==> flow/design.v <==
module reflex_core (
    input wire clk,                   
    input wire rst_n,                 
    input wire signed [15:0] z_pos,   
    input wire signed [15:0] z_vel,   
    input wire signed [15:0] kp_gain,
    input wire signed [15:0] kd_gain,
    input wire signed [15:0] vel_threshold,  
    output reg signed [15:0] u_out,   
    output reg guardian_active        
);
    reg signed [31:0] p_term;
    reg signed [31:0] d_term;
    reg signed [31:0] raw_sum;
    localparam signed [15:0] MAX_OUT = 16'd2000;   
    localparam signed [15:0] MIN_OUT = -16'd2000;  
    always @(posedge clk or negedge rst_n) begin
        if (!rst_n) begin
            u_out <= 16'd0;
            guardian_active <= 1'b0;
            p_term <= 32'd0;
            d_term <= 32'd0;
        end else begin
            if (($signed(z_vel) > $signed(vel_threshold)) || 
                ($signed(z_vel) < -$signed(vel_threshold))) begin
                guardian_active <= 1'b1;
                d_term <= z_vel * (kd_gain <<< 1); 
            end else begin
                guardian_active <= 1'b0;
                d_term <= z_vel * kd_gain;
            end
            p_term <= z_pos * kp_gain;  
            raw_sum = -(p_term + d_term); 
            if (raw_sum > MAX_OUT) 
                u_out <= MAX_OUT;
            else if (raw_sum < MIN_OUT) 
                u_out <= MIN_OUT;
            else
                u_out <= raw_sum[15:0];  
        end
    end
endmodule
Tool chain data of reflex_core

The steps from the RTL of reflex_core to its reports follow in flow order.
Line numbers count from 1 in the design file above.
Cell names lack the library's common part.
A cell with - has no value.

Design top: reflex_core
Clock input: clk
Library: sky130hd
Timing corner: tt_025C_1v80

Elaborated design

Counts by Yosys on the flattened word-level netlist (proc, flatten, opt, wreduce; memories kept). Register bits leave out memories and registers merged into their read ports (data or address); mux counts leave out enables and synchronous resets folded into registers. Print and check cells are left out.

Register bits: 81
Output and inout port bits: 17
Cells after elaboration: 19
Input bits: 82

Add/subtract/negate cells: 3
Order comparisons: 4
Multiplexer cells: 4
Multipliers: 3
Reductions and logical operators: 1

Operator list:

| cell                                                                            | count |
| 16-bit by 16-bit multiplier with 32-bit output                                  | 2 |
| 16-bit by 16-bit multiplier with 31-bit output                                  | 1 |
| 32-bit by 12-bit > comparator with 1-bit output (second input constant)         | 1 |
| 32-bit by 12-bit less-than comparator with 1-bit output (second input constant) | 1 |
| 32-bit adder                                                                    | 1 |
| 32-bit negation                                                                 | 1 |
| 32-bit two-way mux                                                              | 1 |
| 16-bit two-way mux                                                              | 2 |
| 16-bit > comparator                                                             | 1 |
| 16-bit less-than comparator                                                     | 1 |
| 16-bit negation                                                                 | 1 |
| 1-bit logical OR                                                                | 1 |
| 1-bit two-way mux                                                               | 1 |

Depth

Longest topological path by Yosys (ltp), each cell counted once; first at word level (registers and memories cut), then after technology mapping (sequential cells cut; the memories' decode and read muxes count).

Depth after elaboration: 5
ABC_AREA: 0
Gate-level depth with buffers: 25
Depth with buffers taken out: 24

Mapped cells and area

Yosys stat after the flow's synthesis: flattened, memories mapped to cells. It holds for the ABC_AREA given above (unset counts as 0); a run with the other value may have another netlist.
Totals and module areas in this step are rounded.

Sequential part of the area: 2027 µm²
Mapped area: 25880 µm²
Cell count: 2869
Buffer cells: 81
Mapped flip-flops: 81

Cells by type:

| type     | count | area in all (µm²) |
| fa_1     | 525   | 1.05E+04 |
| ha_1     | 257   | 3.22E+03 |
| inv_1    | 698   | 2.62E+03 |
| dfrtp_1  | 81    | 2.03E+03 |
| and2_1   | 236   | 1.48E+03 |
| nand2_1  | 321   | 1.2E+03 |
| xnor2_1  | 76    | 665.638 |
| a21oi_1  | 74    | 370.355 |
| nor2_1   | 87    | 326.563 |
| o21ai_0  | 56    | 280.269 |
| a21o_1   | 37    | 277.766 |
| clkbuf_1 | 74    | 277.766 |
| xor2_1   | 25    | 218.96 |
| o21a_1   | 23    | 172.666 |
| nand2b_1 | 25    | 156.4 |
| mux2_2   | 12    | 135.13 |
| nor3_1   | 25    | 125.12 |
| nand3_1  | 23    | 115.11 |

Other cell types: 61; their cells: 214.

Path before layout

Path of least setup slack by OpenSTA after synthesis, without wires, with an ideal clock, recovery checks aside; 20% of the period is set as input and as output delay. Where synthesis merged equal registers, the netlist keeps one of their names.

Path type: input -> register
From: input z_vel[15]
To: register d_term[30]
Stages on the path: 22
Setup slack: 0.406 ns
Clock period: 8.0 ns
Data required time: 7.875 ns
External input delay: 1.600 ns
Data arrival time: 7.469 ns
Library setup time: 0.125 ns
Launch time at the first pin: 1.600 ns
Path delay: 5.994 ns
Path buffers: 2
Synthesis period reached: 7.594 ns

"path delay" is the arrival time less input delay plus setup time.
"stages on the path" counts driving pins, that of a launching flip-flop among them; a cell with two outputs on the path counts twice.
"synthesis period reached" = period - worst setup slack (recovery checks aside). The figure is calculated, with input and output delays left at 20% of the set period.
The rows between start and end are the longest chain of elaborated cells between them; the timing report does not say that the signal goes this way. Where chains are equally long, one stands for them.
Each line given opens the expression or statement behind the cell; cells for indexed reads and writes are added by Yosys, which also makes memories of some case tables.
A register here has more assigning lines than the two given.

Cells stage by stage: clkbuf_1 -> nand2_1 -> inv_1 -> fa_1 -> fa_1 -> fa_1 -> fa_1 -> fa_1 -> inv_1 -> fa_1 -> inv_1 -> ha_1 -> clkbuf_1 -> and3_1 -> nand3_1 -> inv_1 -> o211ai_1 -> a311oi_1 -> a21o_1 -> a21oi_1 -> xnor2_1 -> mux2_2
Length of the longest elaborated chain: 3
Elaborated cells on any way between the ends: 6
RTL lines with such cells: 4
Classes of those cells: mul: 2; compare: 2; mux: 1; reduce/logical: 1

RTL lines, path after synthesis:

| element             | RTL line | source |
| start: declaration  | 5        | `input wire signed [15:0] z_vel,` |
| 16-bit > comparator | 24       | `if (($signed(z_vel) > $signed(vel_threshold)) \|\|` |
| 1-bit logical OR    | 24       |  |
| 32-bit two-way mux  | 24       |  |
| end: assignment     | 27       | `d_term <= z_vel * (kd_gain <<< 1);` |
| end: assignment     | 30       | `d_term <= z_vel * kd_gain;` |
| end: declaration    | 13       | `reg signed [31:0] d_term;` |

Timing after layout

From the final timing report of flow run 1: the path of least setup slack in the routed layout; clock arrival at registers is part of the times.

Path type: input -> register
From: input z_vel[1]
To: register d_term[25]
Setup slack: 1.26 ns
Launch time at the first pin: 2.06 ns
Data required time: 10.52 ns
Data arrival time: 9.26 ns
Stages on the path: 23
External input delay: 2.06 ns
Library setup time: 0.13 ns
Path buffers: 1
Clock period: 10.3 ns

The rows between start and end are the longest chain of elaborated cells between them; the timing report does not say that the signal goes this way. Where chains are equally long, one stands for them.
A register here has more assigning lines than the two given.

Cells stage by stage: clkdlybuf4s50_1 -> and2_1 -> fa_1 -> inv_1 -> fa_1 -> inv_1 -> ha_1 -> fa_1 -> inv_1 -> fa_1 -> fa_1 -> inv_1 -> ha_1 -> o21a_1 -> o21a_1 -> o22ai_1 -> o221ai_1 -> and3_1 -> o31a_1 -> or4_1 -> a31oi_1 -> xor2_1 -> o21ai_0
Length of the longest elaborated chain: 3
Elaborated cells on any way between the ends: 6
RTL lines with such cells: 4
Classes of those cells: mul: 2; compare: 2; mux: 1; reduce/logical: 1

RTL lines, path post-layout:

| element             | RTL line | source |
| start: declaration  | 5        | `input wire signed [15:0] z_vel,` |
| 16-bit > comparator | 24       | `if (($signed(z_vel) > $signed(vel_threshold)) \|\|` |
| 1-bit logical OR    | 24       |  |
| 32-bit two-way mux  | 24       |  |
| end: assignment     | 27       | `d_term <= z_vel * (kd_gain <<< 1);` |
| end: assignment     | 30       | `d_term <= z_vel * kd_gain;` |
| end: declaration    | 13       | `reg signed [31:0] d_term;` |

Lab notebook: reflex_core

reflex_core through Yosys and OpenROAD on sky130hd: 4 stored runs, unordered, with their settings and measured results. The constraints put input and output delay at 20% of the set period each and load the outputs with 0.01 pF.
"period reached": clock period set for the run, less the worst setup slack. It is reckoned from that one timing run; input and output delays stay at 20% of the period that was set.
"critical setup path time" = time allowed to the worst setup path (clock period - input delay - output delay, where it has them) - its slack; a late launch clock adds to it, a late capture clock takes from it.
Measured values are rounded.

## Flow run 1

==> flow/run.sh <==
#!/bin/bash
# the make line also repeats the synthesis and layout settings of config.mk as NAME=value (left out here)
make -C /OpenROAD-flow-scripts/flow DESIGN_CONFIG=/design/flow/config.mk WORK_HOME=/design/flow/orfs CLKGATE_MAP_FILE= finish
==> flow/config.mk <==
export PLATFORM = sky130hd
export DESIGN_NAME = reflex_core
export DESIGN_NICKNAME = reflex_core
export VERILOG_FILES = /design/flow/design.v
export SDC_FILE = /design/flow/constraint.sdc
export NUM_CORES = 4
export LEC_CHECK = 0
export CAP_MARGIN = 20
export CORE_MARGIN = 2
export CORE_UTILIZATION = 40
export SLEW_MARGIN = 20
==> flow/constraint.sdc <==
create_clock -name core_clock -period 10.3 [get_ports {clk}]
set_input_delay 2.0600 -clock core_clock [delete_from_list [all_inputs] [get_ports {clk}]]
set_output_delay 2.0600 -clock core_clock [all_outputs]
set_load 0.01 [all_outputs]

| result of flow run 1 | value |
|---|---|
| mapped cell area after synthesis | 25880 µm² |
| die footprint | 66750 µm² |
| standard-cell area after layout | 28000 µm² |
| final utilization | 43.6 % |
| smallest setup slack | 1.259 ns |
| sum of negative setup slack | 0.000 ns |
| worst-case hold slack | 0.745 ns |
| period reached | 9.041 ns |
| critical setup path time | 6.98 ns |
| critical path kind | input -> register |

## Flow run 2

==> flow/run.sh <==
#!/bin/bash
# the make line also repeats the synthesis and layout settings of config.mk as NAME=value (left out here)
make -C /OpenROAD-flow-scripts/flow DESIGN_CONFIG=/design/flow/config.mk WORK_HOME=/design/flow/orfs CLKGATE_MAP_FILE= finish
==> flow/config.mk <==
export PLATFORM = sky130hd
export DESIGN_NAME = reflex_core
export DESIGN_NICKNAME = reflex_core
export VERILOG_FILES = /design/flow/design.v
export SDC_FILE = /design/flow/constraint.sdc
export NUM_CORES = 4
export LEC_CHECK = 0
export CAP_MARGIN = 20
export CORE_MARGIN = 2
export CORE_UTILIZATION = 67
export CTS_CLUSTER_SIZE = 90
export GPL_TIMING_DRIVEN = 0
export PLACE_DENSITY_LB_ADDON = 0.06
export SETUP_SLACK_MARGIN = -0.68
export SLEW_MARGIN = 20
export TNS_END_PERCENT = 20
==> flow/constraint.sdc <==
create_clock -name core_clock -period 7.37 [get_ports {clk}]
set_input_delay 1.4740 -clock core_clock [delete_from_list [all_inputs] [get_ports {clk}]]
set_output_delay 1.4740 -clock core_clock [all_outputs]
set_load 0.01 [all_outputs]

| result of flow run 2 | value |
|---|---|
| mapped cell area after synthesis | 25880 µm² |
| die footprint | 40210 µm² |
| standard-cell area after layout | 27750 µm² |
| final utilization | 73.3 % |
| smallest setup slack | -0.416 ns |
| sum of negative setup slack | -4.226 ns |
| worst-case hold slack | 0.774 ns |
| period reached | 7.786 ns |
| critical setup path time | 6.31 ns |
| critical path kind | input -> register |

## Flow run 3

==> flow/run.sh <==
#!/bin/bash
# the make line also repeats the synthesis and layout settings of config.mk as NAME=value (left out here)
make -C /OpenROAD-flow-scripts/flow DESIGN_CONFIG=/design/flow/config.mk WORK_HOME=/design/flow/orfs CLKGATE_MAP_FILE= finish
==> flow/config.mk <==
export PLATFORM = sky130hd
export DESIGN_NAME = reflex_core
export DESIGN_NICKNAME = reflex_core
export VERILOG_FILES = /design/flow/design.v
export SDC_FILE = /design/flow/constraint.sdc
export NUM_CORES = 4
export LEC_CHECK = 0
export ABC_AREA = 0
export CAP_MARGIN = 20
export CELL_PAD_IN_SITES_DETAIL_PLACEMENT = 1
export CORE_ASPECT_RATIO = 1.78
export CORE_MARGIN = 10
export CORE_UTILIZATION = 34
export CTS_CLUSTER_DIAMETER = 233
export GPL_ROUTABILITY_DRIVEN = 0
export HOLD_SLACK_MARGIN = 0.15
export MAX_ROUTING_LAYER = met5
export MIN_ROUTING_LAYER = met2
export PLACE_DENSITY_LB_ADDON = 0.11
export SETUP_SLACK_MARGIN = -0.39
export SLEW_MARGIN = 10
==> flow/constraint.sdc <==
create_clock -name core_clock -period 7.92 [get_ports {clk}]
set_input_delay 1.5840 -clock core_clock [delete_from_list [all_inputs] [get_ports {clk}]]
set_output_delay 1.5840 -clock core_clock [all_outputs]
set_load 0.01 [all_outputs]

| result of flow run 3 | value |
|---|---|
| mapped cell area after synthesis | 25880 µm² |
| die footprint | 88010 µm² |
| standard-cell area after layout | 30580 µm² |
| final utilization | 40.3 % |
| smallest setup slack | -0.054 ns |
| sum of negative setup slack | -0.149 ns |
| worst-case hold slack | 0.748 ns |
| period reached | 7.974 ns |
| critical setup path time | 6.39 ns |
| critical path kind | input -> register |

## Flow run 4

==> flow/run.sh <==
#!/bin/bash
# the make line also repeats the synthesis and layout settings of config.mk as NAME=value (left out here)
make -C /OpenROAD-flow-scripts/flow DESIGN_CONFIG=/design/flow/config.mk WORK_HOME=/design/flow/orfs CLKGATE_MAP_FILE= finish
==> flow/config.mk <==
export PLATFORM = sky130hd
export DESIGN_NAME = reflex_core
export DESIGN_NICKNAME = reflex_core
export VERILOG_FILES = /design/flow/design.v
export SDC_FILE = /design/flow/constraint.sdc
export NUM_CORES = 4
export LEC_CHECK = 0
export ABC_AREA = 1
export CAP_MARGIN = 20
export CELL_PAD_IN_SITES_GLOBAL_PLACEMENT = 2
export CORE_MARGIN = 2
export CORE_UTILIZATION = 19
export CTS_CLUSTER_DIAMETER = 244
export CTS_CLUSTER_SIZE = 21
export GPL_ROUTABILITY_DRIVEN = 1
export GPL_TIMING_DRIVEN = 1
export HOLD_SLACK_MARGIN = 0.13
export MIN_ROUTING_LAYER = met2
export PLACE_DENSITY = 0.64
export SETUP_SLACK_MARGIN = 0.71
export SLEW_MARGIN = 20
export TNS_END_PERCENT = 45
==> flow/constraint.sdc <==
create_clock -name core_clock -period 6.3 [get_ports {clk}]
set_input_delay 1.2600 -clock core_clock [delete_from_list [all_inputs] [get_ports {clk}]]
set_output_delay 1.2600 -clock core_clock [all_outputs]
set_load 0.01 [all_outputs]

| result of flow run 4 | value |
|---|---|
| mapped cell area after synthesis | 27440 µm² |
| die footprint | 147500 µm² |
| standard-cell area after layout | 39540 µm² |
| final utilization | 27.6 % |
| smallest setup slack | -0.031 ns |
| sum of negative setup slack | -0.036 ns |
| worst-case hold slack | 0.786 ns |
| period reached | 6.331 ns |
| critical setup path time | 5.07 ns |
| critical path kind | input -> register |
